==> flow/design.v <==
module counter_4_bit  
     (
         input  wire       clk          ,
         input  wire       rst          ,
         input  wire       enable       ,
		 output wire [3:0] count       
     );
reg [3:0] data ;
always @(posedge clk or negedge rst)
     begin
	     if(!rst)
	         begin			 
			     data <= 4'b0000 ; 	
			 end
	     else if (enable)
		     begin
                 data <= data + 4'b0001  ; 					     
	         end	
	 end
assign count =  data ;
endmodule
module ifft_add_sub  
     (
         input  wire  signed [15:0]  op_1       ,      
         input  wire  signed [15:0]  op_2       ,      
		 output wire  signed [15:0]  sum_out    ,      
		 output wire  signed [15:0]  sub_out           
     );
assign sum_out = op_1 + op_2 ;
assign sub_out = op_1 - op_2 ;
endmodule
module ifft_complex_multipier  
     (
         input  wire signed [15:0] op_1_real   ,
         input  wire signed [15:0] op_1_imag   ,
         input  wire signed [15:0] op_2_real   ,		 
         input  wire signed [15:0] op_2_imag   ,
         output wire signed [15:0] result_real ,
         output wire signed [15:0] result_imag 
     );
reg signed [31:0] op1r_x_op2r ;
reg signed [31:0] op1r_x_op2i ;
reg signed [31:0] op1i_x_op2r ;
reg signed [31:0] op1i_x_op2i ;
reg signed [31:0] o_r ;
reg signed [31:0] o_i ;
always @(*)
     begin	 
         op1r_x_op2r = op_1_real*op_2_real;  
         op1r_x_op2i = op_1_real*op_2_imag;  
         op1i_x_op2r = op_1_imag*op_2_real;  
         op1i_x_op2i = op_1_imag*op_2_imag; 
         o_r = op1r_x_op2r-op1i_x_op2i;  
         o_i = op1i_x_op2r+op1r_x_op2i;
	 end	 
assign result_real = o_r[25:10];
assign result_imag = o_i[25:10];
endmodule
module ifft_controller  
     (
         input  wire       clk               ,
         input  wire       rst               ,
         input  wire       enable            ,
		 input wire [3:0]  count             ,
         output reg        wr_enable_ram_3   ,
         output reg        wr_enable_ram_1_2 ,
         output reg        i_o_ctrl          ,       
		 output reg        ctrl              ,
         output reg        shift             ,
		 output reg        sel               ,       
		 output reg        count_en          ,       
		 output reg        done              ,    
		 output reg [3:0]  ram_1_rd_add      ,
         output reg [3:0]  ram_2_rd_add      ,
		 output reg [2:0]  ram_3_rd_add      ,
		 output reg [3:0]  ram_1_2_wr_add    ,
		 output reg [2:0]  ram_3_wr_add      ,
		 output reg [3:0]  rom_rd_add        
     );
localparam  [6:0] idle            = 7'b0000000,
                  phase_a         = 7'b0000001,
                  phase_b_1       = 7'b0000011,
                  phase_b_2       = 7'b0000010,
                  phase_b_3       = 7'b0000110,
                  phase_b_4       = 7'b0000111,
                  phase_b_5       = 7'b0000101,
                  phase_b_6       = 7'b0000100,
                  phase_b_7       = 7'b0001100,
                  phase_b_8       = 7'b0001101,
                  phase_b_9       = 7'b0001111,
                  phase_b_10      = 7'b0001110,
                  phase_b_11      = 7'b0001010,
                  phase_b_12      = 7'b0001011,
                  phase_b_13      = 7'b0001001,
                  phase_b_14      = 7'b0001000,
                  phase_b_15      = 7'b0011000,
                  phase_b_16      = 7'b0011001,
                  phase_c_1       = 7'b0011011,
                  phase_c_2       = 7'b0011010,
                  phase_c_3       = 7'b0011110,
                  phase_c_4       = 7'b0011111,
                  phase_c_5       = 7'b0011101,
                  phase_c_6       = 7'b0011100,
                  phase_c_7       = 7'b0010100,
                  phase_c_8       = 7'b0010101,
                  phase_c_9       = 7'b0010111,
                  phase_c_10      = 7'b0010110,
                  phase_c_11      = 7'b0010010,
                  phase_c_12      = 7'b0010011,
                  phase_c_13      = 7'b0010001,
                  phase_c_14      = 7'b0010000,
                  phase_c_15      = 7'b0110000,
                  phase_c_16      = 7'b0110001,
                  phase_d_1       = 7'b0110011,
                  phase_d_2       = 7'b0110010,
                  phase_d_3       = 7'b0110110,
                  phase_d_4       = 7'b0110111,
                  phase_d_5       = 7'b0110101,
                  phase_d_6       = 7'b0110100,
                  phase_d_7       = 7'b0111100,
                  phase_d_8       = 7'b0111101,
                  phase_d_9       = 7'b0111111,
                  phase_d_10      = 7'b0111110,
                  phase_d_11      = 7'b0111010,
                  phase_d_12      = 7'b0111011,
                  phase_d_13      = 7'b0111001,
                  phase_d_14      = 7'b0111000,
                  phase_d_15      = 7'b0101000,
                  phase_d_16      = 7'b0101001,
                  phase_e_1       = 7'b0101011,
                  phase_e_2       = 7'b0101010,
                  phase_e_3       = 7'b0101110,
                  phase_e_4       = 7'b0101111,
                  phase_e_5       = 7'b0101101,
                  phase_e_6       = 7'b0101100,
                  phase_e_7       = 7'b0100100,
                  phase_e_8       = 7'b0100101,
                  phase_e_9       = 7'b0100111,
                  phase_e_10      = 7'b0100110,
                  phase_e_11      = 7'b0100010,
                  phase_e_12      = 7'b0100011,
                  phase_e_13      = 7'b0100001,
                  phase_e_14      = 7'b0100000,
                  phase_e_15      = 7'b1100000,
                  phase_e_16      = 7'b1100001;	
reg         [6:0] current_state , next_state ;
always @(posedge clk or negedge rst)
     begin
	     if(!rst)
	         begin			 
			     current_state <= idle ; 	
			 end	    
	     else 
		     begin
			     current_state <= next_state ; 	
			 end 			 
	 end	 
always @(*)
     begin
         wr_enable_ram_3   = 1'b0 ;
         wr_enable_ram_1_2 = 1'b0 ;
         i_o_ctrl          = 1'b0 ;           
		 ctrl              = 1'b0 ;           
         shift             = 1'b0 ;
         count_en          = 1'b0 ;
		 sel               = 1'b0 ;           
		 done              = 1'b0 ;           
		 ram_1_rd_add      = 4'b0000 ;
         ram_2_rd_add      = 4'b0000 ;
		 ram_3_rd_add      = 3'b000  ;
		 ram_1_2_wr_add    = 4'b0000 ;
		 ram_3_wr_add      = 3'b000  ;
		 rom_rd_add        = 4'b0000  ;
	     case(current_state)
		     idle : 
			         begin
					     wr_enable_ram_3   = 1'b0 ;
					     wr_enable_ram_1_2 = 1'b0 ;
					     i_o_ctrl          = 1'b0 ;   
					     ctrl              = 1'b0 ;   
					     shift             = 1'b0 ;
					     count_en          = 1'b0 ;
					     sel               = 1'b0 ;   
					     done              = 1'b0 ;   
					     ram_1_rd_add      = 4'b0000 ;
					     ram_2_rd_add      = 4'b0000 ;
					     ram_3_rd_add      = 3'b000  ;
					     ram_1_2_wr_add    = 4'b0000 ;
					     ram_3_wr_add      = 3'b000  ;
						 rom_rd_add        = 4'b0000  ;
					 end
		     phase_a : 
			         begin
					     wr_enable_ram_1_2 = 1'b1 ;
					     i_o_ctrl          = 1'b1 ;   
					     shift             = 1'b1 ;
					     count_en          = 1'b1 ;
					     sel               = 1'b1 ;    
					 end					 
             phase_b_1 : 
			         begin
                         wr_enable_ram_3   = 1'b1 ;
                         wr_enable_ram_1_2 = 1'b1 ;  
                         ram_1_rd_add      = 4'b0000 ;
                         ram_2_rd_add      = 4'b1000 ;
                         ram_1_2_wr_add    = 4'b0000 ;
                         ram_3_wr_add      = 3'b000  ;
					 end
             phase_b_2 : 
			         begin
                         wr_enable_ram_3   = 1'b1 ;
                         wr_enable_ram_1_2 = 1'b1 ;  
                         ram_1_rd_add      = 4'b0001 ;
                         ram_2_rd_add      = 4'b1001 ;
                         ram_1_2_wr_add    = 4'b0001 ;
                         ram_3_wr_add      = 3'b001  ;
					 end
             phase_b_3 : 
			         begin
					     wr_enable_ram_3   = 1'b1 ;
						 wr_enable_ram_1_2 = 1'b1 ;  
						 ram_1_rd_add      = 4'b0010 ;
						 ram_2_rd_add      = 4'b1010 ;
						 ram_1_2_wr_add    = 4'b0010 ;
						 ram_3_wr_add      = 3'b010  ;
					 end
             phase_b_4 : 
			         begin
					     wr_enable_ram_3   = 1'b1 ;
						 wr_enable_ram_1_2 = 1'b1 ;  
						 ram_1_rd_add      = 4'b0011 ;
						 ram_2_rd_add      = 4'b1011 ;
						 ram_1_2_wr_add    = 4'b0011 ;
						 ram_3_wr_add      = 3'b011  ;
					 end
             phase_b_5 : 
			         begin
					     wr_enable_ram_3   = 1'b1 ;
						 wr_enable_ram_1_2 = 1'b1 ;  
						 ram_1_rd_add      = 4'b0100 ;
						 ram_2_rd_add      = 4'b1100 ;
						 ram_1_2_wr_add    = 4'b1000 ;
						 ram_3_wr_add      = 3'b100  ;
					 end
             phase_b_6 : 
			         begin
					     wr_enable_ram_3   = 1'b1 ;
						 wr_enable_ram_1_2 = 1'b1 ;  
						 ram_1_rd_add      = 4'b0101 ;
						 ram_2_rd_add      = 4'b1101 ;
						 ram_1_2_wr_add    = 4'b1001 ;
						 ram_3_wr_add      = 3'b101  ;					    
					 end
             phase_b_7 : 
			         begin						    
					     wr_enable_ram_3   = 1'b1 ;
						 wr_enable_ram_1_2 = 1'b1 ;  
						 ram_1_rd_add      = 4'b0110 ;
						 ram_2_rd_add      = 4'b1110 ;
						 ram_1_2_wr_add    = 4'b1010 ;
						 ram_3_wr_add      = 3'b110  ;					  		 
					 end
             phase_b_8 : 
			         begin
					     wr_enable_ram_3   = 1'b1 ;
						 wr_enable_ram_1_2 = 1'b1 ;  
						 ram_1_rd_add      = 4'b0111 ;
						 ram_2_rd_add      = 4'b1111 ;
						 ram_1_2_wr_add    = 4'b1011 ;
						 ram_3_wr_add      = 3'b111  ;	
					 end
             phase_b_9 : 
			         begin
						 wr_enable_ram_1_2 = 1'b1 ;
						 ctrl              = 1'b1 ;    
						 ram_3_rd_add      = 3'b000  ;
						 ram_1_2_wr_add    = 4'b0100 ;
						 rom_rd_add        = 4'b0000  ;
					 end
             phase_b_10 : 
			         begin
						 wr_enable_ram_1_2 = 1'b1 ;
						 ctrl              = 1'b1 ;    
						 ram_3_rd_add      = 3'b001  ;
						 ram_1_2_wr_add    = 4'b0101 ;
						 rom_rd_add        = 3'b001  ;
					 end
             phase_b_11 : 
			         begin
						 wr_enable_ram_1_2 = 1'b1 ;
						 ctrl              = 1'b1 ;    
						 ram_3_rd_add      = 3'b010  ;
						 ram_1_2_wr_add    = 4'b0110 ;
						 rom_rd_add        = 4'b0010  ;
					 end
             phase_b_12 : 
			         begin
						 wr_enable_ram_1_2 = 1'b1 ;
						 ctrl              = 1'b1 ;    
						 ram_3_rd_add      = 3'b011  ;
						 ram_1_2_wr_add    = 4'b0111 ;
						 rom_rd_add        = 4'b0011  ;
					 end
             phase_b_13 : 
			         begin
						 wr_enable_ram_1_2 = 1'b1 ;
						 ctrl              = 1'b1 ;    
						 ram_3_rd_add      = 3'b100  ;
						 ram_1_2_wr_add    = 4'b1100 ;
						 rom_rd_add        = 4'b0100  ;
					 end
             phase_b_14 : 
			         begin
						 wr_enable_ram_1_2 = 1'b1 ;
						 ctrl              = 1'b1 ;    
						 ram_3_rd_add      = 3'b101  ;
						 ram_1_2_wr_add    = 4'b1101 ;
						 rom_rd_add        = 4'b0101  ;				    
					 end
             phase_b_15 : 
			         begin
						 wr_enable_ram_1_2 = 1'b1 ;
						 ctrl              = 1'b1 ;    
						 ram_3_rd_add      = 3'b110  ;
						 ram_1_2_wr_add    = 4'b1110 ;
						 rom_rd_add        = 4'b0110  ;	
					 end
             phase_b_16 : 
			         begin
						 wr_enable_ram_1_2 = 1'b1 ;
						 ctrl              = 1'b1 ;    
						 ram_3_rd_add      = 3'b111  ;
						 ram_1_2_wr_add    = 4'b1111 ;
						 rom_rd_add        = 4'b0111  ;	
					 end
             phase_c_1 : 
			         begin
                         wr_enable_ram_3   = 1'b1 ;
                         wr_enable_ram_1_2 = 1'b1 ;  
                         ram_1_rd_add      = 4'b0000 ;
                         ram_2_rd_add      = 4'b1000 ;
                         ram_1_2_wr_add    = 4'b0000 ;
                         ram_3_wr_add      = 3'b000  ;					     
					 end
             phase_c_2 : 
			         begin
                         wr_enable_ram_3   = 1'b1 ;
                         wr_enable_ram_1_2 = 1'b1 ;  
                         ram_1_rd_add      = 4'b0001 ;
                         ram_2_rd_add      = 4'b1001 ;
                         ram_1_2_wr_add    = 4'b0001 ;
                         ram_3_wr_add      = 3'b001  ;						    
					 end
             phase_c_3 : 
			         begin
                         wr_enable_ram_3   = 1'b1 ;
                         wr_enable_ram_1_2 = 1'b1 ;  
                         ram_1_rd_add      = 4'b0010 ;
                         ram_2_rd_add      = 4'b1010 ;
                         ram_1_2_wr_add    = 4'b1000 ;
                         ram_3_wr_add      = 3'b010  ;						    
					 end
             phase_c_4 : 
			         begin
                         wr_enable_ram_3   = 1'b1 ;
                         wr_enable_ram_1_2 = 1'b1 ;  
                         ram_1_rd_add      = 4'b0011 ;
                         ram_2_rd_add      = 4'b1011 ;
                         ram_1_2_wr_add    = 4'b1001 ;
                         ram_3_wr_add      = 3'b011  ;
					 end
             phase_c_5 :                                           
			         begin
						 wr_enable_ram_1_2 = 1'b1 ;
						 ctrl              = 1'b1 ;    
						 ram_3_rd_add      = 3'b000  ;
						 ram_1_2_wr_add    = 4'b0010 ;
						 rom_rd_add        = 4'b1000  ;						    
					 end
             phase_c_6 : 
			         begin
						 wr_enable_ram_1_2 = 1'b1 ;
						 ctrl              = 1'b1 ;    
						 ram_3_rd_add      = 3'b001  ;
						 ram_1_2_wr_add    = 4'b0011 ;
						 rom_rd_add        = 4'b1001  ;						    
					 end
             phase_c_7 : 
			         begin
						 wr_enable_ram_1_2 = 1'b1 ;
						 ctrl              = 1'b1 ;    
						 ram_3_rd_add      = 3'b010  ;
						 ram_1_2_wr_add    = 4'b1010 ;
						 rom_rd_add        = 4'b1010  ;						    
					 end
             phase_c_8 : 
			         begin
						 wr_enable_ram_1_2 = 1'b1 ;
						 ctrl              = 1'b1 ;    
						 ram_3_rd_add      = 3'b011  ;
						 ram_1_2_wr_add    = 4'b1011 ;
						 rom_rd_add        = 4'b1011  ;						    
					 end
             phase_c_9 :                                   
			         begin
                         wr_enable_ram_3   = 1'b1 ;
                         wr_enable_ram_1_2 = 1'b1 ;  
                         ram_1_rd_add      = 4'b0100 ;
                         ram_2_rd_add      = 4'b1100 ;
                         ram_1_2_wr_add    = 4'b0100 ;
                         ram_3_wr_add      = 3'b000  ;					    
					 end
             phase_c_10 : 
			         begin
                         wr_enable_ram_3   = 1'b1 ;
                         wr_enable_ram_1_2 = 1'b1 ;  
                         ram_1_rd_add      = 4'b0101 ;
                         ram_2_rd_add      = 4'b1101 ;
                         ram_1_2_wr_add    = 4'b0101 ;
                         ram_3_wr_add      = 3'b001  ;						    
					 end
             phase_c_11 : 
			         begin
                         wr_enable_ram_3   = 1'b1 ;
                         wr_enable_ram_1_2 = 1'b1 ;  
                         ram_1_rd_add      = 4'b0110 ;
                         ram_2_rd_add      = 4'b1110 ;
                         ram_1_2_wr_add    = 4'b1100 ;
                         ram_3_wr_add      = 3'b010  ;						    
					 end
             phase_c_12 : 
			         begin
                         wr_enable_ram_3   = 1'b1 ;
                         wr_enable_ram_1_2 = 1'b1 ;  
                         ram_1_rd_add      = 4'b0111 ;
                         ram_2_rd_add      = 4'b1111 ;
                         ram_1_2_wr_add    = 4'b1101 ;
                         ram_3_wr_add      = 3'b011  ;						    
					 end
             phase_c_13 : 
			         begin
						 wr_enable_ram_1_2 = 1'b1 ;
						 ctrl              = 1'b1 ;    
						 ram_3_rd_add      = 3'b000  ;
						 ram_1_2_wr_add    = 4'b0110 ;
						 rom_rd_add        = 4'b1000  ;							    
					 end
             phase_c_14 : 
			         begin
						 wr_enable_ram_1_2 = 1'b1 ;
						 ctrl              = 1'b1 ;    
						 ram_3_rd_add      = 3'b001  ;
						 ram_1_2_wr_add    = 4'b0111 ;
						 rom_rd_add        = 4'b1001  ;						    
					 end
             phase_c_15 : 
			         begin
						 wr_enable_ram_1_2 = 1'b1 ;
						 ctrl              = 1'b1 ;    
						 ram_3_rd_add      = 3'b010  ;
						 ram_1_2_wr_add    = 4'b1110 ;
						 rom_rd_add        = 4'b1010  ;						    
					 end
             phase_c_16 : 
			         begin
						 wr_enable_ram_1_2 = 1'b1 ;
						 ctrl              = 1'b1 ;    
						 ram_3_rd_add      = 3'b011  ;
						 ram_1_2_wr_add    = 4'b1111 ;
						 rom_rd_add        = 4'b1011  ;						    
					 end
             phase_d_1 :                                        
			         begin
                         wr_enable_ram_3   = 1'b1 ;
                         wr_enable_ram_1_2 = 1'b1 ;  
                         ram_1_rd_add      = 4'b0000 ;
                         ram_2_rd_add      = 4'b1000 ;
                         ram_1_2_wr_add    = 4'b0000 ;
                         ram_3_wr_add      = 3'b000  ;
					 end
             phase_d_2 : 
			         begin
                         wr_enable_ram_3   = 1'b1 ;
                         wr_enable_ram_1_2 = 1'b1 ;  
                         ram_1_rd_add      = 4'b0001 ;
                         ram_2_rd_add      = 4'b1001 ;
                         ram_1_2_wr_add    = 4'b1000 ;
                         ram_3_wr_add      = 3'b001  ;					    
					 end
             phase_d_3 : 
			         begin
						 wr_enable_ram_1_2 = 1'b1 ;
						 ctrl              = 1'b1 ;    
						 ram_3_rd_add      = 3'b000  ;
						 ram_1_2_wr_add    = 4'b0001;
						 rom_rd_add        = 4'b1100  ;						    
					 end
             phase_d_4 : 
			         begin
						 wr_enable_ram_1_2 = 1'b1 ;
						 ctrl              = 1'b1 ;    
						 ram_3_rd_add      = 3'b001  ;
						 ram_1_2_wr_add    = 4'b1001 ;
						 rom_rd_add        = 4'b1101  ;						    
					 end
             phase_d_5 :                                          
			         begin
					     wr_enable_ram_3   = 1'b1 ;
						 wr_enable_ram_1_2 = 1'b1 ;  
						 ram_1_rd_add      = 4'b0010 ;
						 ram_2_rd_add      = 4'b1010 ;
						 ram_1_2_wr_add    = 4'b0010 ;
						 ram_3_wr_add      = 3'b000  ;	 
					 end
             phase_d_6 : 
			         begin
					     wr_enable_ram_3   = 1'b1 ;
						 wr_enable_ram_1_2 = 1'b1 ;  
						 ram_1_rd_add      = 4'b0011 ;
						 ram_2_rd_add      = 4'b1011 ;
						 ram_1_2_wr_add    = 4'b1010 ;
						 ram_3_wr_add      = 3'b001  ;						    					  		 
					 end
             phase_d_7 : 
			         begin
						 wr_enable_ram_1_2 = 1'b1 ;
						 ctrl              = 1'b1 ;    
						 ram_3_rd_add      = 3'b000 ;
						 ram_1_2_wr_add    = 4'b0011 ;
						 rom_rd_add        = 4'b1100  ;						    
					 end
             phase_d_8 : 
			         begin
						 wr_enable_ram_1_2 = 1'b1 ;
						 ctrl              = 1'b1 ;    
						 ram_3_rd_add      = 3'b001 ;
						 ram_1_2_wr_add    = 4'b1011 ;
						 rom_rd_add        = 4'b1101  ;						    					  		 
					 end
             phase_d_9 :                                              
			         begin
					     wr_enable_ram_3   = 1'b1 ;
						 wr_enable_ram_1_2 = 1'b1 ;  
						 ram_1_rd_add      = 4'b0100 ;
						 ram_2_rd_add      = 4'b1100 ;
						 ram_1_2_wr_add    = 4'b0100 ;
						 ram_3_wr_add      = 3'b000  ;						    
					 end
             phase_d_10 : 
			         begin
					     wr_enable_ram_3   = 1'b1 ;
						 wr_enable_ram_1_2 = 1'b1 ;  
						 ram_1_rd_add      = 4'b0101 ;
						 ram_2_rd_add      = 4'b1101 ;
						 ram_1_2_wr_add    = 4'b1100 ;
						 ram_3_wr_add      = 3'b001  ;					    
					 end
             phase_d_11 : 
			         begin
						 wr_enable_ram_1_2 = 1'b1 ;
						 ctrl              = 1'b1 ;    
						 ram_3_rd_add      = 3'b000 ;
						 ram_1_2_wr_add    = 4'b0101 ;
						 rom_rd_add        = 4'b1100  ;						    
					 end
             phase_d_12 : 
			         begin
						 wr_enable_ram_1_2 = 1'b1 ;
						 ctrl              = 1'b1 ;    
						 ram_3_rd_add      = 3'b001 ;
						 ram_1_2_wr_add    = 4'b1101 ;
						 rom_rd_add        = 4'b1101  ;	
					 end
             phase_d_13 :                                          
			         begin
					     wr_enable_ram_3   = 1'b1 ;
						 wr_enable_ram_1_2 = 1'b1 ;  
						 ram_1_rd_add      = 4'b0110 ;
						 ram_2_rd_add      = 4'b1110 ;
						 ram_1_2_wr_add    = 4'b0110 ;
						 ram_3_wr_add      = 3'b000  ;						    					  		 
					 end
             phase_d_14 : 
			         begin
					     wr_enable_ram_3   = 1'b1 ;
						 wr_enable_ram_1_2 = 1'b1 ;  
						 ram_1_rd_add      = 4'b0111 ;
						 ram_2_rd_add      = 4'b1111 ;
						 ram_1_2_wr_add    = 4'b1110 ;
						 ram_3_wr_add      = 3'b001  ;						    					  		 
					 end
             phase_d_15 : 
			         begin
						 wr_enable_ram_1_2 = 1'b1 ;
						 ctrl              = 1'b1 ;    
						 ram_3_rd_add      = 3'b000 ;
						 ram_1_2_wr_add    = 4'b0111 ;
						 rom_rd_add        = 4'b1100  ;						    
					 end
             phase_d_16 : 
			         begin
						 wr_enable_ram_1_2 = 1'b1 ;
						 ctrl              = 1'b1 ;    
						 ram_3_rd_add      = 3'b001 ;
						 ram_1_2_wr_add    = 4'b1111 ;
						 rom_rd_add        = 4'b1101  ;						    					  		 
					 end
             phase_e_1 :                                                     
			         begin
					     wr_enable_ram_3   = 1'b1 ;
						 ram_1_rd_add      = 4'b0000 ;
						 ram_2_rd_add      = 4'b1000 ;
						 ram_3_wr_add      = 3'b000  ;
						 done              = 1'b1 ;						 
					 end
             phase_e_2 : 
			         begin
						 ctrl              = 1'b1 ;    
						 ram_3_rd_add      = 3'b000 ;
						 rom_rd_add        = 4'b1110  ;	
						 done              = 1'b1 ;						 
					 end
             phase_e_3 : 
			         begin
					     wr_enable_ram_3   = 1'b1 ;
						 ram_1_rd_add      = 4'b0001 ;
						 ram_2_rd_add      = 4'b1001 ;
						 ram_3_wr_add      = 3'b000  ;	
						 done              = 1'b1 ;						 
					 end
             phase_e_4 : 
			         begin
						 ctrl              = 1'b1 ;    
						 ram_3_rd_add      = 3'b000 ;
						 rom_rd_add        = 4'b1110  ;	
						 done              = 1'b1 ;						 
					 end
             phase_e_5 : 
			         begin
					     wr_enable_ram_3   = 1'b1 ;
						 ram_1_rd_add      = 4'b0010 ;
						 ram_2_rd_add      = 4'b1010 ;
						 ram_3_wr_add      = 3'b000  ;	
						 done              = 1'b1 ;						 
					 end
             phase_e_6 : 
			         begin
						 ctrl              = 1'b1 ;    
						 ram_3_rd_add      = 3'b000 ;
						 rom_rd_add        = 4'b1110  ;	
						 done              = 1'b1 ;						 
					 end
             phase_e_7 : 
			         begin
					     wr_enable_ram_3   = 1'b1 ;
						 ram_1_rd_add      = 4'b0011 ;
						 ram_2_rd_add      = 4'b1011;
						 ram_3_wr_add      = 3'b000  ;	
						 done              = 1'b1 ;						 
					 end
             phase_e_8 : 
			         begin
						 ctrl              = 1'b1 ;    
						 ram_3_rd_add      = 3'b000 ;
						 rom_rd_add        = 4'b1110  ;	
						 done              = 1'b1 ;						 
					 end
             phase_e_9 : 
			         begin
					     wr_enable_ram_3   = 1'b1 ;
						 ram_1_rd_add      = 4'b0100 ;
						 ram_2_rd_add      = 4'b1100 ;
						 ram_3_wr_add      = 3'b000  ;	
						 done              = 1'b1 ;						 
					 end
             phase_e_10 : 
			         begin
						 ctrl              = 1'b1 ;    
						 ram_3_rd_add      = 3'b000 ;
						 rom_rd_add        = 4'b1110  ;	
						 done              = 1'b1 ;						 
					 end
             phase_e_11 : 
			         begin
					     wr_enable_ram_3   = 1'b1 ;
						 ram_1_rd_add      = 4'b0101 ;
						 ram_2_rd_add      = 4'b1101 ;
						 ram_3_wr_add      = 3'b000  ;	
						 done              = 1'b1 ;						 
					 end
             phase_e_12 : 
			         begin
						 ctrl              = 1'b1 ;    
						 ram_3_rd_add      = 3'b000 ;
						 rom_rd_add        = 4'b1110  ;	
						 done              = 1'b1 ;						 
					 end
             phase_e_13 : 
			         begin
					     wr_enable_ram_3   = 1'b1 ;
						 ram_1_rd_add      = 4'b0110 ;
						 ram_2_rd_add      = 4'b1110 ;
						 ram_3_wr_add      = 3'b000  ;	
						 done              = 1'b1 ;						 
					 end
             phase_e_14 : 
			         begin
						 ctrl              = 1'b1 ;    
						 ram_3_rd_add      = 3'b000 ;
						 rom_rd_add        = 4'b1110  ;	
						 done              = 1'b1 ;						 
					 end
             phase_e_15 : 
			         begin
					     wr_enable_ram_3   = 1'b1 ;
						 ram_1_rd_add      = 4'b0111 ;
						 ram_2_rd_add      = 4'b1111 ;
						 ram_3_wr_add      = 3'b000  ;	
						 done              = 1'b1 ;			
						 done              = 1'b1 ;						 
					 end
             phase_e_16 : 
			         begin
						 ctrl              = 1'b1 ;    
						 ram_3_rd_add      = 3'b000 ;
						 rom_rd_add        = 4'b1110  ;
						 done              = 1'b1 ;						 
					 end				 
             default :
			 	     begin
					     wr_enable_ram_3   = 1'b0 ;
					     wr_enable_ram_1_2 = 1'b0 ;
					     i_o_ctrl          = 1'b0 ;   
					     ctrl              = 1'b0 ;   
					     shift             = 1'b0 ;
					     count_en          = 1'b0 ;
					     sel               = 1'b0 ;   
					     done              = 1'b0 ;   
					     ram_1_rd_add      = 4'b0000 ;
					     ram_2_rd_add      = 4'b0000 ;
					     ram_3_rd_add      = 3'b000  ;
					     ram_1_2_wr_add    = 4'b0000 ;
					     ram_3_wr_add      = 3'b000  ;
					     rom_rd_add        = 3'b000  ;
					 end						 
		 endcase
     end		 
always @(*)
     begin
	     case(current_state)
		     idle : 
			         begin
					     if (enable==1'b1)
					         begin
					 	  	     next_state = phase_a ;			 							 
					         end
					     else 
						     begin
							     next_state = idle ;							 							 
							 end					 
					 end
		     phase_a : 
			         begin
					     if (count == 4'b1111)
					         begin
					 	  	     next_state = phase_b_1 ;			 	  					 
					         end
					     else 
						     begin
							     next_state = phase_a ;							 							 
							 end					 
					 end					 
             phase_b_1 : 
			         begin
					 	 next_state = phase_b_2 ;			 							 
					 end
             phase_b_2 : 
			         begin
					 	 next_state = phase_b_3 ;			 							 
					 end
             phase_b_3 : 
			         begin
					 	 next_state = phase_b_4 ;			 							 
					 end
             phase_b_4 : 
			         begin
					 	 next_state = phase_b_5 ;			 							 
					 end
             phase_b_5 : 
			         begin
					 	 next_state = phase_b_6 ;			 							 
					 end
             phase_b_6 : 
			         begin
					 	 next_state = phase_b_7 ;			 							 
					 end
             phase_b_7 : 
			         begin
					 	 next_state = phase_b_8 ;			 							 
					 end
             phase_b_8 : 
			         begin
					 	 next_state = phase_b_9 ;			 							 
					 end
             phase_b_9 : 
			         begin
					 	 next_state = phase_b_10 ;			 							 
					 end
             phase_b_10 : 
			         begin
					 	 next_state = phase_b_11 ;			 							 
					 end
             phase_b_11 : 
			         begin
					 	 next_state = phase_b_12 ;			 							 
					 end
             phase_b_12 : 
			         begin
					 	 next_state = phase_b_13 ;			 							 
					 end
             phase_b_13 : 
			         begin
					 	 next_state = phase_b_14 ;			 							 
					 end
             phase_b_14 : 
			         begin
					 	 next_state = phase_b_15 ;			 							 
					 end
             phase_b_15 : 
			         begin
					 	 next_state = phase_b_16 ;			 							 
					 end
             phase_b_16 : 
			         begin
					 	 next_state = phase_c_1 ;		                 							 
					 end
             phase_c_1 : 
			         begin
					 	 next_state = phase_c_2 ;			 							 
					 end
             phase_c_2 : 
			         begin
					 	 next_state = phase_c_3 ;			 							 
					 end
             phase_c_3 : 
			         begin
					 	 next_state = phase_c_4 ;			 							 
					 end
             phase_c_4 : 
			         begin
					 	 next_state = phase_c_5 ;			 							 
					 end
             phase_c_5 : 
			         begin
					 	 next_state = phase_c_6 ;			 							 
					 end
             phase_c_6 : 
			         begin
					 	 next_state = phase_c_7 ;			 							 
					 end
             phase_c_7 : 
			         begin
					 	 next_state = phase_c_8 ;			 							 
					 end
             phase_c_8 : 
			         begin
					 	 next_state = phase_c_9 ;			 							 
					 end
             phase_c_9 : 
			         begin
					 	 next_state = phase_c_10 ;			 							 
					 end
             phase_c_10 : 
			         begin
					 	 next_state = phase_c_11 ;			 							 
					 end
             phase_c_11 : 
			         begin
					 	 next_state = phase_c_12 ;			 							 
					 end
             phase_c_12 : 
			         begin
					 	 next_state = phase_c_13 ;			 							 
					 end
             phase_c_13 : 
			         begin
					 	 next_state = phase_c_14 ;			 							 
					 end
             phase_c_14 : 
			         begin
					 	 next_state = phase_c_15 ;			 							 
					 end
             phase_c_15 : 
			         begin
					 	 next_state = phase_c_16 ;			 							 
					 end
             phase_c_16 : 
			         begin
					 	 next_state = phase_d_1 ;			 							 
					 end
             phase_d_1 : 
			         begin
					 	 next_state = phase_d_2 ;			 							 
					 end
             phase_d_2 : 
			         begin
					 	 next_state = phase_d_3 ;			 							 
					 end
             phase_d_3 : 
			         begin
					 	 next_state = phase_d_4 ;			 							 
					 end
             phase_d_4 : 
			         begin
					 	 next_state = phase_d_5 ;			 							 
					 end
             phase_d_5 : 
			         begin
					 	 next_state = phase_d_6 ;			 							 
					 end
             phase_d_6 : 
			         begin
					 	 next_state = phase_d_7 ;			 							 
					 end
             phase_d_7 : 
			         begin
					 	 next_state = phase_d_8 ;			 							 
					 end
             phase_d_8 : 
			         begin
					 	 next_state = phase_d_9 ;			 							 
					 end
             phase_d_9 : 
			         begin
					 	 next_state = phase_d_10 ;			 							 
					 end
             phase_d_10 : 
			         begin
					 	 next_state = phase_d_11 ;			 							 
					 end
             phase_d_11 : 
			         begin
					 	 next_state = phase_d_12 ;			 							 
					 end
             phase_d_12 : 
			         begin
					 	 next_state = phase_d_13 ;			 							 
					 end
             phase_d_13 : 
			         begin
					 	 next_state = phase_d_14 ;			 							 
					 end
             phase_d_14 : 
			         begin
					 	 next_state = phase_d_15 ;			 							 
					 end
             phase_d_15 : 
			         begin
					 	 next_state = phase_d_16 ;			 							 
					 end
             phase_d_16 : 
			         begin
					 	 next_state = phase_e_1 ;			 							 
					 end
             phase_e_1 : 
			         begin
					 	 next_state = phase_e_2 ;			 							 
					 end
             phase_e_2 : 
			         begin
					 	 next_state = phase_e_3 ;			 							 
					 end
             phase_e_3 : 
			         begin
					 	 next_state = phase_e_4 ;			 							 
					 end
             phase_e_4 : 
			         begin
					 	 next_state = phase_e_5 ;			 							 
					 end
             phase_e_5 : 
			         begin
					 	 next_state = phase_e_6 ;			 							 
					 end
             phase_e_6 : 
			         begin
					 	 next_state = phase_e_7 ;			 							 
					 end
             phase_e_7 : 
			         begin
					 	 next_state = phase_e_8 ;			 							 
					 end
             phase_e_8 : 
			         begin
					 	 next_state = phase_e_9 ;			 							 
					 end
             phase_e_9 : 
			         begin
					 	 next_state = phase_e_10 ;			 							 
					 end
             phase_e_10 : 
			         begin
					 	 next_state = phase_e_11 ;			 							 
					 end
             phase_e_11 : 
			         begin
					 	 next_state = phase_e_12 ;			 							 
					 end
             phase_e_12 : 
			         begin
					 	 next_state = phase_e_13 ;			 							 
					 end
             phase_e_13 : 
			         begin
					 	 next_state = phase_e_14 ;			 							 
					 end
             phase_e_14 : 
			         begin
					 	 next_state = phase_e_15 ;			 							 
					 end
             phase_e_15 : 
			         begin
					 	 next_state = phase_e_16 ;			 							 
					 end
             phase_e_16 : 
			         begin
					 	 next_state = idle ;			 							 
					 end					 
             default :
			 	     begin
				         next_state = idle ;			 							 
					 end						 
		 endcase
	 end			 
endmodule
module ifft_mux  
     (
         input  wire [15:0] in_0,
         input  wire [15:0] in_1,
         input  wire        sel ,
         output reg  [15:0] out 
     );
always @(*)
     begin
	     case(sel)
			 2'b0:  
			     begin
				     out = in_0;
				 end
			 2'b1:  
			     begin
				     out = in_1;
				 end
         endcase		 
	 end	 
endmodule
module ifft_mux_add  
     (
         input  wire [3:0] in_0,
         input  wire [3:0] in_1,
         input  wire        sel ,
         output reg  [3:0] out 
     );
always @(*)
     begin
	     case(sel)
			 2'b0:  
			     begin
				     out = in_0;
				 end
			 2'b1:  
			     begin
				     out = in_1;
				 end
         endcase		 
	 end	 
endmodule
module ifft_p2s  
     (
	     input   wire           clk      ,
	     input   wire           rst      ,
	     input   wire           wr_en    ,
	     input   wire           shift    ,
		 input   wire  [3:0]    count    ,   
         input   wire  [15:0]   in_0     ,
         input   wire  [15:0]   in_1     ,
         input   wire  [15:0]   in_2     ,
         input   wire  [15:0]   in_3     ,
         input   wire  [15:0]   in_4     ,
         input   wire  [15:0]   in_5     ,
         input   wire  [15:0]   in_6     ,
         input   wire  [15:0]   in_7     ,
         input   wire  [15:0]   in_8     ,
         input   wire  [15:0]   in_9     ,
         input   wire  [15:0]   in_10    ,
         input   wire  [15:0]   in_11    ,
		 output  wire  [15:0]   data_out     
     );
reg    [15:0] r_0     ;
reg    [15:0] r_1     ;
reg    [15:0] r_2     ;
reg    [15:0] r_3     ;
reg    [15:0] r_4     ;
reg    [15:0] r_5     ;
reg    [15:0] r_6     ;
reg    [15:0] r_7     ;
reg    [15:0] r_8     ;
reg    [15:0] r_9     ;
reg    [15:0] r_10    ;
reg    [15:0] r_11    ;
always @(posedge clk or negedge rst )
     begin
	     if(!rst)
		     begin
			     r_0   <= 16'h0000;
				 r_1   <= 16'h0000;
				 r_2   <= 16'h0000;
				 r_3   <= 16'h0000;
				 r_4   <= 16'h0000;
				 r_5   <= 16'h0000;
				 r_6   <= 16'h0000;
				 r_7   <= 16'h0000;
				 r_8   <= 16'h0000;
				 r_9   <= 16'h0000;
				 r_10  <= 16'h0000;
				 r_11  <= 16'h0000;
			 end
         else if(shift)
		     begin         
			     r_0   <= r_1      ;
			     r_1   <= r_2      ;
			     r_2   <= r_3      ;
			     r_3   <= r_4      ;
			     r_4   <= r_5      ;
			     r_5   <= r_6      ;
			     r_6   <= r_7      ;
			     r_7   <= r_8      ;
			     r_8   <= r_9      ;
			     r_9   <= r_10     ;
			     r_10  <= r_11     ;
			     r_11  <= 16'h0000 ;
             end			 
	     else if(wr_en) 
		     begin
 			     r_0   <= in_0 ;
			     r_1   <= in_1 ;
			     r_2   <= in_2 ;
			     r_3   <= in_3 ;
			     r_4   <= in_4 ;
			     r_5   <= in_5 ;
			     r_6   <= in_6 ;
			     r_7   <= in_7 ;
			     r_8   <= in_8 ;
			     r_9   <= in_9 ;
			     r_10  <= in_10;
			     r_11  <= in_11;	
			 end	
	 end	 
assign data_out = r_0 ;
endmodule
module ifft_ram  
    #( 
	     parameter DATA_WIDTH = 16, 
	     parameter ADDR_WIDTH = 4, 
	     parameter DEPTH      = 16
     )
     (
         input   wire                        clk                       ,
         input   wire                        rst                       ,
         input   wire                        wr_en                     ,
         input   wire  [ADDR_WIDTH-1:0]      rd_add                    ,
         input   wire  [ADDR_WIDTH-1:0]      wr_add                    ,
		   input   wire  [DATA_WIDTH-1:0]      data_in                   ,
		   output  wire   [DATA_WIDTH-1:0]      data_out                  
     );
reg   [DATA_WIDTH-1:0] mem [2**ADDR_WIDTH-1:0];
always @(posedge clk )
     begin
         if(wr_en) 
		     begin
 			     mem[wr_add] <= data_in ;
			 end				 
	 end	 
			assign	  data_out  = mem [rd_add] ;
endmodule
module ifft_tf_rom  
     (
         input  wire  [3 :0]   rd_add    ,
		 output reg   [15:0]   data_out_imag ,
		 output reg   [15:0]   data_out_real
     );
always @(*)
     begin
	     case(rd_add)
             4'b0000: data_out_imag=16'b0000000000000000;     
             4'b0001: data_out_imag=16'b0000000110000111;     
             4'b0010: data_out_imag=16'b0000001011010100;     
             4'b0011: data_out_imag=16'b0000001110110010;     
             4'b0100: data_out_imag=16'b0000010000000000;     
             4'b0101: data_out_imag=16'b0000001110110010;     
             4'b0110: data_out_imag=16'b0000001011010100;     
             4'b0111: data_out_imag=16'b0000000110000111;     
             4'b1000: data_out_imag=16'b0000000000000000;     
             4'b1001: data_out_imag=16'b0000001011010100;     
             4'b1010: data_out_imag=16'b0000010000000000;     
             4'b1011: data_out_imag=16'b0000001011010100;     
             4'b1100: data_out_imag=16'b0000000000000000;     
             4'b1101: data_out_imag=16'b0000010000000000;     
             4'b1110: data_out_imag=16'b0000000000000000;     
			 default: data_out_imag=16'b0000000000000000;     
         endcase    
	 end
always @(*)
     begin
	     case(rd_add)
             4'b0000: data_out_real=16'b0000010000000000;     
             4'b0001: data_out_real=16'b0000001110110010;     
             4'b0010: data_out_real=16'b0000001011010100;     
             4'b0011: data_out_real=16'b0000000110000111;     
             4'b0100: data_out_real=16'b0000000000000000;     
             4'b0101: data_out_real=16'b1111111001111000;     
             4'b0110: data_out_real=16'b1111110100101011;     
             4'b0111: data_out_real=16'b1111110001001101;     
             4'b1000: data_out_real=16'b0000010000000000;     
             4'b1001: data_out_real=16'b0000001011010100;     
             4'b1010: data_out_real=16'b0000000000000000;     
             4'b1011: data_out_real=16'b1111110100101011;     
             4'b1100: data_out_real=16'b0000010000000000;     
             4'b1101: data_out_real=16'b0000000000000000;     
             4'b1110: data_out_real=16'b0000010000000000;     
			 default: data_out_real=16'b0000000000000000;     
         endcase    
	 end
endmodule
module ifft_top 
     (
         input   wire           clk           ,                 
         input   wire           rst           ,                 
		 input   wire           ifft_enable   ,                 
		 input   wire  [15:0]   in_0_real     ,                 
         input   wire  [15:0]   in_1_real     ,                 
         input   wire  [15:0]   in_2_real     ,                 
         input   wire  [15:0]   in_3_real     ,                 
         input   wire  [15:0]   in_4_real     ,                 
         input   wire  [15:0]   in_5_real     ,                 
         input   wire  [15:0]   in_6_real     ,                 
         input   wire  [15:0]   in_7_real     ,                 
         input   wire  [15:0]   in_8_real     ,                 
         input   wire  [15:0]   in_9_real     ,                 
         input   wire  [15:0]   in_10_real    ,                 
         input   wire  [15:0]   in_11_real    ,                 
		 input   wire  [15:0]   in_0_imag     ,                 
         input   wire  [15:0]   in_1_imag     ,                 
         input   wire  [15:0]   in_2_imag     ,                 
         input   wire  [15:0]   in_3_imag     ,                 
         input   wire  [15:0]   in_4_imag     ,                 
         input   wire  [15:0]   in_5_imag     ,                 
         input   wire  [15:0]   in_6_imag     ,                 
         input   wire  [15:0]   in_7_imag     ,                 
         input   wire  [15:0]   in_8_imag     ,                 
         input   wire  [15:0]   in_9_imag     ,                 
         input   wire  [15:0]   in_10_imag    ,                 
         input   wire  [15:0]   in_11_imag    ,                 
		 output  wire  [15:0]   ifft_out_real ,                 
		 output  wire  [15:0]   ifft_out_imag ,                 
		 output  wire           finish                          
     );
wire [15:0] w_1 ;                                           
wire [15:0] w_2 ;                                           
wire [15:0] w_3 ;                                           
wire [15:0] w_4 ;                                           
wire [15:0] w_5 ;                                           
wire [15:0] w_6 ;                                           
wire [15:0] w_7 ;                                           
wire [15:0] w_8 ;                                           
wire [15:0] w_9 ;                                           
wire [15:0] w_10 ;                                          
wire [15:0] w_11;                                           
wire [15:0] w_12 ;                                          
wire [15:0] w_13;                                           
wire [15:0] w_14 ;                                          
wire [15:0] w_15;                                           
wire [15:0] w_16 ;                                          
wire [15:0] w_17;                                           
wire [15:0] w_18 ;                                          
wire [15:0] w_19;                                           
wire [15:0] w_20 ;                                          
wire [3:0]  wr_add_ram_1_2;                                 
wire [3:0]  wr_add_ctrl ;                                   
wire [3:0]  count ;                                         
wire [3:0]  ram_1_rd_add ;                                  
wire [3:0]  ram_2_rd_add ;                                  
wire [3:0]  rom_rd_add   ;                                  
wire [2:0]  ram_3_rd_add ;                                  
wire [2:0]  ram_3_wr_add ;                                  
wire        shift ;                                         
wire        sel ;                                           
wire        ctrl ;                                          
wire        count_en ;                                      
wire        wr_enable_ram_3  ;                              
wire        wr_enable_ram_1_2;                              
wire        i_o_ctrl ;                                      
ifft_controller  control_unit
     (
         .clk               (clk) ,
         .rst               (rst) ,
         .enable            (ifft_enable) ,
		 .count             (count) ,
         .wr_enable_ram_3   (wr_enable_ram_3) ,
         .wr_enable_ram_1_2 (wr_enable_ram_1_2) ,
         .i_o_ctrl          (i_o_ctrl) ,       
		 .ctrl              (ctrl) ,
         .shift             (shift) ,
		 .sel               (sel) ,            
		 .count_en          (count_en) ,       
		 .done              (finish) ,      
		 .ram_1_rd_add      (ram_1_rd_add) ,
         .ram_2_rd_add      (ram_2_rd_add) ,
		 .ram_3_rd_add      (ram_3_rd_add) ,
		 .ram_1_2_wr_add    (wr_add_ctrl) ,
		 .ram_3_wr_add      (ram_3_wr_add) ,
		 .rom_rd_add        (rom_rd_add) 
     );
ifft_add_sub   butterfly_real 
     (
         .op_1    (w_9)   ,      
         .op_2    (w_11)  ,      
		 .sum_out (w_17)  ,      
		 .sub_out (w_18)         
     );
ifft_add_sub   butterfly_imag 
     (
         .op_1    (w_10)  ,      
         .op_2    (w_12)  ,      
		 .sum_out (w_19)  ,      
		 .sub_out (w_20)         
     );
ifft_complex_multipier  complex_multipier
     (
         .op_1_real   (w_13),
         .op_1_imag   (w_14),
         .op_2_real   (w_7),		 
         .op_2_imag   (w_8),
         .result_real (w_15),
         .result_imag (w_16)
     );
ifft_tf_rom  rom_tf
     (
         .rd_add        (rom_rd_add),
		 .data_out_imag (w_8),
		 .data_out_real (w_7)
     );
ifft_ram   
    #( 
	     .DATA_WIDTH(16) , 
	     .ADDR_WIDTH(4 ) , 
	     .DEPTH     (16) 
     )
	 ram_1_real
     (
         .clk       (clk)   ,
         .rst       (rst)   ,
         .wr_en     (wr_enable_ram_1_2)   ,
         .rd_add    (ram_1_rd_add)   ,
         .wr_add    (wr_add_ram_1_2)   ,
		 .data_in   (w_3)   ,
		 .data_out  (w_9)   
     );
ifft_ram   
    #( 
	     .DATA_WIDTH(16) , 
	     .ADDR_WIDTH(4 ) , 
	     .DEPTH     (16) 
     )
	 ram_1_imag
     (
         .clk       (clk)   ,
         .rst       (rst)   ,
         .wr_en     (wr_enable_ram_1_2)   ,
         .rd_add    (ram_1_rd_add)   ,
         .wr_add    (wr_add_ram_1_2)   ,
		 .data_in   (w_4)   ,
		 .data_out  (w_10)   
     );
ifft_ram   
    #( 
	     .DATA_WIDTH(16) , 
	     .ADDR_WIDTH(4 ) , 
	     .DEPTH     (16) 
     )
	 ram_2_real
     (
         .clk       (clk)   ,
         .rst       (rst)   ,
         .wr_en     (wr_enable_ram_1_2)   ,
         .rd_add    (ram_2_rd_add)   ,
         .wr_add    (wr_add_ram_1_2)   ,
		 .data_in   (w_3)   ,
		 .data_out  (w_11)   
     );
ifft_ram   
    #( 
	     .DATA_WIDTH(16) , 
	     .ADDR_WIDTH(4 ) , 
	     .DEPTH     (16) 
     )
	 ram_2_imag
     (
         .clk       (clk)   ,
         .rst       (rst)   ,
         .wr_en     (wr_enable_ram_1_2)   ,
         .rd_add    (ram_2_rd_add)   ,
         .wr_add    (wr_add_ram_1_2)   ,
		 .data_in   (w_4)   ,
		 .data_out  (w_12)   
     );
ifft_ram   
    #( 
	     .DATA_WIDTH(16) , 
	     .ADDR_WIDTH(3 ) , 
	     .DEPTH     (16) 
     )
	 ram_3_real
     (
         .clk       (clk)   ,
         .rst       (rst)   ,
         .wr_en     (wr_enable_ram_3)   ,
         .rd_add    (ram_3_rd_add)   ,
         .wr_add    (ram_3_wr_add)   ,
		 .data_in   (w_18)   ,
		 .data_out  (w_13)   
     );
ifft_ram   
    #( 
	     .DATA_WIDTH(16) , 
	     .ADDR_WIDTH(3 ) , 
	     .DEPTH     (16) 
     )
	 ram_3_imag
     (
         .clk       (clk)   ,
         .rst       (rst)   ,
         .wr_en     (wr_enable_ram_3)   ,
         .rd_add    (ram_3_rd_add)   ,
         .wr_add    (ram_3_wr_add)   ,
		 .data_in   (w_20)   ,
		 .data_out  (w_14)   
     );
ifft_p2s  p2s_real
     (
	     .clk      (clk),
	     .rst      (rst),
	     .wr_en    (ifft_enable),
	     .shift    (shift),
		 .count    (count),   
         .in_0     (in_0_real ),
         .in_1     (in_1_real ),
         .in_2     (in_2_real ),
         .in_3     (in_3_real ),
         .in_4     (in_4_real ),
         .in_5     (in_5_real ),
         .in_6     (in_6_real ),
         .in_7     (in_7_real ),
         .in_8     (in_8_real ),
         .in_9     (in_9_real ),
         .in_10    (in_10_real),
         .in_11    (in_11_real),
		 .data_out (w_1)    
     );
ifft_p2s  p2s_imag
     (
	     .clk      (clk),
	     .rst      (rst),
	     .wr_en    (ifft_enable),
	     .shift    (shift),
		 .count    (count),   
         .in_0     (in_0_imag ),
         .in_1     (in_1_imag ),
         .in_2     (in_2_imag ),
         .in_3     (in_3_imag ),
         .in_4     (in_4_imag ),
         .in_5     (in_5_imag ),
         .in_6     (in_6_imag ),
         .in_7     (in_7_imag ),
         .in_8     (in_8_imag ),
         .in_9     (in_9_imag ),
         .in_10    (in_10_imag),
         .in_11    (in_11_imag),
		 .data_out (w_2)    
     );
counter_4_bit  counter_phase_a
     (
         .clk      (clk)         ,
         .rst      (rst)         ,
         .enable   (count_en)    ,
		 .count    (count)   
     );
ifft_mux_add   wr_address_mux_ram_1
     (
         .in_0 (wr_add_ctrl) ,
         .in_1 (count) ,
         .sel  (sel) ,
         .out  (wr_add_ram_1_2)
     );
ifft_mux  input_mux_real
     (
         .in_0 (w_5),
         .in_1 (w_1),
         .sel  (i_o_ctrl),
         .out  (w_3)
     );
ifft_mux  input_mux_imag
     (
         .in_0 (w_6),
         .in_1 (w_2),
         .sel  (i_o_ctrl),
         .out  (w_4)
     );	 
ifft_mux  ctrl_mux_real
     (
         .in_0 (w_17),
         .in_1 (w_15),
         .sel  (ctrl),
         .out  (w_5)
     );
ifft_mux  ctrl_mux_imag
     (
         .in_0 (w_19),
         .in_1 (w_16),
         .sel  (ctrl),
         .out  (w_6)
     );	 
assign ifft_out_real = w_3 ;                                           
assign ifft_out_imag = w_4 ;                                           
endmodule
From RTL to reports: ifft_top
What the tools print for ifft_top, step after step. Line numbers count from 1 in the design file above. Operators: Yosys type, input widths -> output width; for muxes data width and select width s. Library cell names are shortened. A cell with -- has no value.

Top: ifft_top. Clock port: clk. Standard-cell library: sky130hd. Timing corner: tt_025C_1v80.

After elaboration
Source: Yosys, flattened and elaborated, memories not mapped. Widths are those after wreduce. Registers that Yosys merges into a memory's read port (data or address) are not register bits. Print and check cells do not count. Yosys's memory passes give these memory sizes; they may raise the number of words (mostly to a power of two), join words into wider ones and drop unused or constant bits.

Register bits after elaboration: 395. RAM bits: 1280. Bits in read-only memories: 4128. Memory cells: 9. Under input port bits stands 387. Under output and inout port bits stands 33. Word-level cells: 180.

Memories: (name not given) (depth 128, width 29, rd ports 1, write ports 0, line 174) `case(current_state)`; (name not given) (depth 16, width 16, rd ports 1, write ports 0, line 1215) `case(rd_add)`; ram_1_imag.mem (depth 16, width 16, rd ports 1, write ports 1, line 1176) `reg   [DATA_WIDTH-1:0] mem [2**ADDR_WIDTH-1:0];`; ram_1_real.mem (depth 16, width 16, rd ports 1, write ports 1, line 1176); ram_2_imag.mem (depth 16, width 16, rd ports 1, write ports 1, line 1176); ram_2_real.mem (depth 16, width 16, rd ports 1, write ports 1, line 1176).

Further memories, not shown: 3.

$add $sub $neg: 7. Under $mul stands 4. The entry for eq/ne operators reads 65. Under muxes and demuxes stands 64. For bitwise logic cells the number is 3. The figure for reduce/logical cells is 2.

Operators with widths (count): $mul 16x16->26 (4); $mux 16 (52); $pmux 7 s65 (1); $eq 7x6->1 const B (32); $pmux 16 s2 (4); $eq 7x5->1 const B (16); $eq 7x4->1 const B (8); $add 16x16->16 (2); $sub 16x16->16 (2); $eq 7x3->1 const B (4); $add 26x26->26 (1); $sub 26x26->26 (1); $eq 7x2->1 const B (2); $pmux 4 s2 (1); $eq 7x1->1 const B (1); $eq 7x7->1 const B (1); $logic_not 7->1 (1); $add 4x1->4 const B (1); $eq 4x4->1 const B (1); $mux 4 (1); $not 1->1 (3); $mux 3 (1); $mux 1 (3); $reduce_bool 2->1 (1); $mux 2 (1).

Longest topological paths
Depth = most cells in a row (Yosys ltp): at word level without a register or memory, in the mapped netlist without a sequential cell, where the memories' decode and read muxes count.

The figure for depth in word-level cells is 5. Under ABC_AREA stands 0. Under mapped depth stands 48. The entry for mapped depth without buffers reads 41.

After synthesis
Source: synth_stat.txt of the flow (Yosys; design flattened, memories mapped). It holds for the ABC_AREA given above (unset counts as 0); a run with the other value may have another netlist.

Cell types: edfxtp_1 (count 768, area in all 2.31E+04 sq um); fa_1 (count 764, area in all 1.53E+04 sq um); dfrtp_1 (count 395, area in all 9884.48 sq um); mux2i_1 (count 503, area in all 5.03E+03 sq um); ha_1 (count 390, area in all 4879.68 sq um); nand2_1 (count 1167, area in all 4.38E+03 sq um); inv_1 (count 1041, area in all 3.91E+03 sq um); o21ai_0 (count 479, area in all 2.4E+03 sq um); nor2_1 (count 528, area in all 1.98E+03 sq um); nand3_1 (count 360, area in all 1.8E+03 sq um); clkbuf_1 (count 335, area in all 1.26E+03 sq um); xnor2_1 (count 132, area in all 1.16E+03 sq um); a21oi_1 (count 127, area in all 635.61 sq um); or2_2 (count 93, area in all 581.808 sq um); mux2_2 (count 39, area in all 439.171 sq um); xor2_1 (count 40, area in all 350.336 sq um); a21o_1 (count 43, area in all 322.81 sq um); nand2b_1 (count 51, area in all 319.056 sq um).

Other cell types: 63; their cells: 422.

Cells in the netlist: 7677. Under synthesis area stands 80702.4 sq um. For sequential part of the area the number is 32946.6 sq um. The figure for mapped flip-flops is 1163. For buffers the number is 404.

The figures by module come from a second, unflattened synthesis with its own total; it is not the netlist above.

Under cell total of the unflattened synthesis stands 8164. The figure for area (unflattened synthesis) is 106332.0 sq um.

Each row is one instance without its submodules.

By module: ifft_ram (times used 4, cells 416, area 9721.8 sq um, sequential area 7687.4 sq um); ifft_complex_multipier (times used 1, cells 3639, area 33216.9 sq um, sequential area 0.0 sq um); ifft_p2s (times used 2, cells 815, area 8838.5 sq um, sequential area 4804.6 sq um); ifft_ram (times used 2, cells 198, area 4973.5 sq um, sequential area 3843.7 sq um); ifft_add_sub (times used 2, cells 219, area 1562.7 sq um, sequential area 0.0 sq um); ifft_controller (times used 1, cells 239, area 1724.2 sq um, sequential area 175.2 sq um); ifft_mux (times used 4, cells 18, area 249.0 sq um, sequential area 0.0 sq um); ifft_tf_rom (times used 1, cells 71, area 553.0 sq um, sequential area 0.0 sq um); counter_4_bit (times used 1, cells 11, area 160.2 sq um, sequential area 100.1 sq um); ifft_mux_add (times used 1, cells 4, area 45.0 sq um, sequential area 0.0 sq um); ifft_top (times used 1, cells 0, area 0.0 sq um, sequential area 0.0 sq um).

Path before layout
Source: OpenSTA report_checks on the synthesized netlist (no wires, ideal clock, input and output delay 20% of the period each), path of least setup slack; recovery checks are left aside. Register names are those of the netlist, which keeps one name where synthesis merged equal registers.

Path kind: reg2out. Start point: reg control_unit.current_state[1]. End point: out ifft_out_real[14]. For clock period the number is 13.6 ns. For output delay the number is 2.720 ns. Time at the first pin: 0.000 ns. For arrival the number is 10.963 ns. For required time the number is 10.880 ns. Under slack stands -0.083 ns. For delay of the path the number is 10.963 ns. Under stages on the path stands 45. The figure for buffers on the path is 9. Under period reached after synthesis stands 13.683 ns.

"delay of the path" is the arrival time less input delay plus setup time. A path that ends at an output port has no setup time. "stages on the path" counts driving pins, that of a launching flip-flop among them; a cell with two outputs on the path counts twice. "period reached after synthesis" is the clock period less the worst setup slack; recovery checks do not enter. This is arithmetic on one report: input and output delays are still those of the set period (20% each). Between the ends stands the longest chain of elaborated cells between them, by number of cells; it is not shown to be the way that was timed. Of several equally long chains one is given. A line is the first line of the expression or statement that the cell stems from. Yosys adds cells for indexed reads and writes and turns some case tables into memories. The chain passes a memory read, where the word-level depth is cut; so it can be longer than that depth.

Cell sequence: dfrtp_1 > clkbuf_1 > inv_1 > ha_1 > clkbuf_1 > nand2b_1 > a311oi_1 > a211oi_4 > buf_2 > buf_4 > buf_4 > buf_2 > clkbuf_1 > ha_1 > clkbuf_1 > nand2_1 > o22a_1 > nor2_1 > [... 9 more ...] > fa_1 > fa_1 > fa_1 > fa_1 > inv_1 > fa_1 > inv_1 > ha_1 > nand3_1 > nor2_1 > a21oi_1 > nand2_1 > o21bai_2 > a221oi_2 > o21ai_1 > xor2_1 > mux2i_1 > a21oi_1. The entry for cells in the longest elaborated chain reads 6. The entry for elaborated cells between the ends (all ways) reads 15. For RTL lines with such cells the number is 9. Classes of those cells: add/sub (2); mul (2); mux (2); logic (2); memory (7).

Ends and longest elaborated chain, after synthesis: from (decl) (line 146) `reg         [6:0] current_state , next_state ;`; from (assign) (line 151) `current_state <= idle ;`; from (assign) (line 155) `current_state <= next_state ;`; $mem_v2 128x29 (line 174) `case(current_state)`; $mem_v2 8x16 (line 1176) `reg   [DATA_WIDTH-1:0] mem [2**ADDR_WIDTH-1:0];`; $mul 16x16->26 (line 49) `op1r_x_op2r = op_1_real*op_2_real;`; $sub 26x26->26 (line 53) `o_r = op1r_x_op2r-op1i_x_op2i;`; $pmux 16 s2 (2 in a row) (line 1045) `case(sel)`; to (decl) (line 1264) `output wire [15:0] ifft_out_real ,`.

Worst path after layout
From the final timing report of run 2: the path of least setup slack in the routed layout; clock arrival at registers is part of the times.

Path kind: reg2out. Start point: reg control_unit.current_state[2]. End point: out ifft_out_real[15]. For clock period the number is 12.3 ns. For output delay the number is 2.46 ns. Time at the first pin: 0.73 ns. For arrival the number is 10.89 ns. For required time the number is 9.84 ns. Under slack stands -1.05 ns. Under stages on the path stands 47. The figure for buffers on the path is 10.

Between the ends stands the longest chain of elaborated cells between them, by number of cells; it is not shown to be the way that was timed. Of several equally long chains one is given. The chain passes a memory read, where the word-level depth is cut; so it can be longer than that depth.

Cell sequence: dfrtp_2 > buf_6 > ha_4 > mux2_4 > a2111oi_4 > a31oi_4 > buf_6 > and2_4 > ha_4 > inv_4 > a211oi_4 > buf_4 > a311oi_4 > buf_6 > clkbuf_16 > buf_6 > or2_4 > fa_1 > [... 11 more ...] > inv_2 > ha_4 > a21o_1 > a21o_1 > a21oi_2 > nor2b_1 > o21ai_1 > nand2_1 > o21bai_4 > buf_6 > buf_6 > a221oi_4 > buf_6 > o2111ai_2 > xnor2_1 > o21ai_2 > o21ai_4 > buf_6. The entry for cells in the longest elaborated chain reads 6. The entry for elaborated cells between the ends (all ways) reads 15. For RTL lines with such cells the number is 9. Classes of those cells: add/sub (2); mul (2); mux (2); logic (2); memory (7).

Ends and longest elaborated chain, after layout: from (decl) (line 146) `reg         [6:0] current_state , next_state ;`; from (assign) (line 151) `current_state <= idle ;`; from (assign) (line 155) `current_state <= next_state ;`; $mem_v2 128x29 (line 174) `case(current_state)`; $mem_v2 8x16 (line 1176) `reg   [DATA_WIDTH-1:0] mem [2**ADDR_WIDTH-1:0];`; $mul 16x16->26 (line 49) `op1r_x_op2r = op_1_real*op_2_real;`; $sub 26x26->26 (line 53) `o_r = op1r_x_op2r-op1i_x_op2i;`; $pmux 16 s2 (2 in a row) (line 1045) `case(sel)`; to (decl) (line 1264) `output wire [15:0] ifft_out_real ,`.

Subject: ifft_top on sky130hd, stored results

Hello all,

Measured data: module ifft_top, platform sky130hd, 5 stored runs of the flow under differing settings, order arbitrary. Input and output delays are each 20% of the period that was set; the output load is 0.01 pF. "clock period reached": clock period set for the run, less the worst setup slack. It is reckoned from that one timing run; input and output delays stay at 20% of the period that was set. By "critical setup path time" is meant the share of the clock period that the worst setup path is allowed (20% is reserved at inputs, 20% at outputs), minus its slack. Clock arrival times at its registers enter into it. "power" is the tool's figure for a default switching activity; nothing was simulated.

Run 1 has these settings: ABC_AREA 1; CAP_MARGIN 35; CELL_PAD_IN_SITES_DETAIL_PLACEMENT 2; CELL_PAD_IN_SITES_GLOBAL_PLACEMENT 2; CORE_MARGIN 3; CTS_CLUSTER_DIAMETER 186; GPL_ROUTABILITY_DRIVEN 1; HOLD_SLACK_MARGIN -0.07; MAX_ROUTING_LAYER met4; MIN_ROUTING_LAYER met2; period_ns 10.8; CORE_UTILIZATION 40; SLEW_MARGIN 20. Outcome: no final report: routing broke off with GRT-0232.

Run 2 has these settings: CELL_PAD_IN_SITES_GLOBAL_PLACEMENT 1; CORE_ASPECT_RATIO 1.12; CORE_UTILIZATION 19; CTS_CLUSTER_DIAMETER 183; CTS_CLUSTER_SIZE 65; GPL_ROUTABILITY_DRIVEN 0; GPL_TIMING_DRIVEN 1; HOLD_SLACK_MARGIN 0.07; MAX_ROUTING_LAYER met4; MIN_ROUTING_LAYER met1; PLACE_DENSITY_LB_ADDON 0.24; SETUP_SLACK_MARGIN 2.65; SLEW_MARGIN 0; TNS_END_PERCENT 100; period_ns 12.3; CAP_MARGIN 20; CORE_MARGIN 2. The die footprint reads 429988.0 sq um. The clock period reached is 13.351 ns. For the worst hold slack in the final report the run shows 0.483 ns. The standard-cell area after routing comes to 102261.0 sq um. The post-synthesis cell area comes to 80702.4 sq um. The utilization after layout stands at 24.1%. The measured power is 6199 µW. For the total negative setup slack the run shows -18.780 ns. The measured critical setup path time is 10.89 ns. Worst setup path type: reg2out. For the worst setup slack after layout the run shows -1.051 ns.

Run 3 has these settings: CAP_MARGIN 35; CELL_PAD_IN_SITES_GLOBAL_PLACEMENT 1; CORE_MARGIN 7; GPL_ROUTABILITY_DRIVEN 1; MIN_ROUTING_LAYER met2; period_ns 13.6; CORE_UTILIZATION 40; SLEW_MARGIN 20. The die footprint reads 214526.0 sq um. The utilization after layout stands at 48.6%. For the total negative setup slack the run shows 0.000 ns. The post-synthesis cell area comes to 80702.4 sq um. For the worst setup slack after layout the run shows 0.138 ns. The measured power is 7589 µW. The standard-cell area after routing comes to 97297.1 sq um. The measured critical setup path time is 10.74 ns. Worst setup path type: reg2out. For the worst hold slack in the final report the run shows 0.459 ns. The clock period reached is 13.462 ns.

Run 4 has these settings: CELL_PAD_IN_SITES_DETAIL_PLACEMENT 2; CORE_MARGIN 9; CORE_UTILIZATION 63; GPL_TIMING_DRIVEN 1; PLACE_DENSITY 0.46; period_ns 13.4; CAP_MARGIN 20; SLEW_MARGIN 20. Outcome: no final report: placement broke off with DPL-0033.

Run 5 has these settings: CORE_ASPECT_RATIO 0.59; CORE_UTILIZATION 70; CTS_CLUSTER_DIAMETER 244; PLACE_DENSITY_LB_ADDON 0.15; SLEW_MARGIN 10; period_ns 11.4; CAP_MARGIN 20; CORE_MARGIN 2. The post-synthesis cell area comes to 80702.4 sq um. The measured power is 8752 µW. The standard-cell area after routing comes to 100260.0 sq um. For the worst hold slack in the final report the run shows 0.469 ns. For the worst setup slack after layout the run shows -1.883 ns. The die footprint reads 118115.0 sq um. The utilization after layout stands at 87.9%. The measured critical setup path time is 11.00 ns. Worst setup path type: reg2out. For the total negative setup slack the run shows -46.732 ns. The clock period reached is 13.283 ns.

Thanks
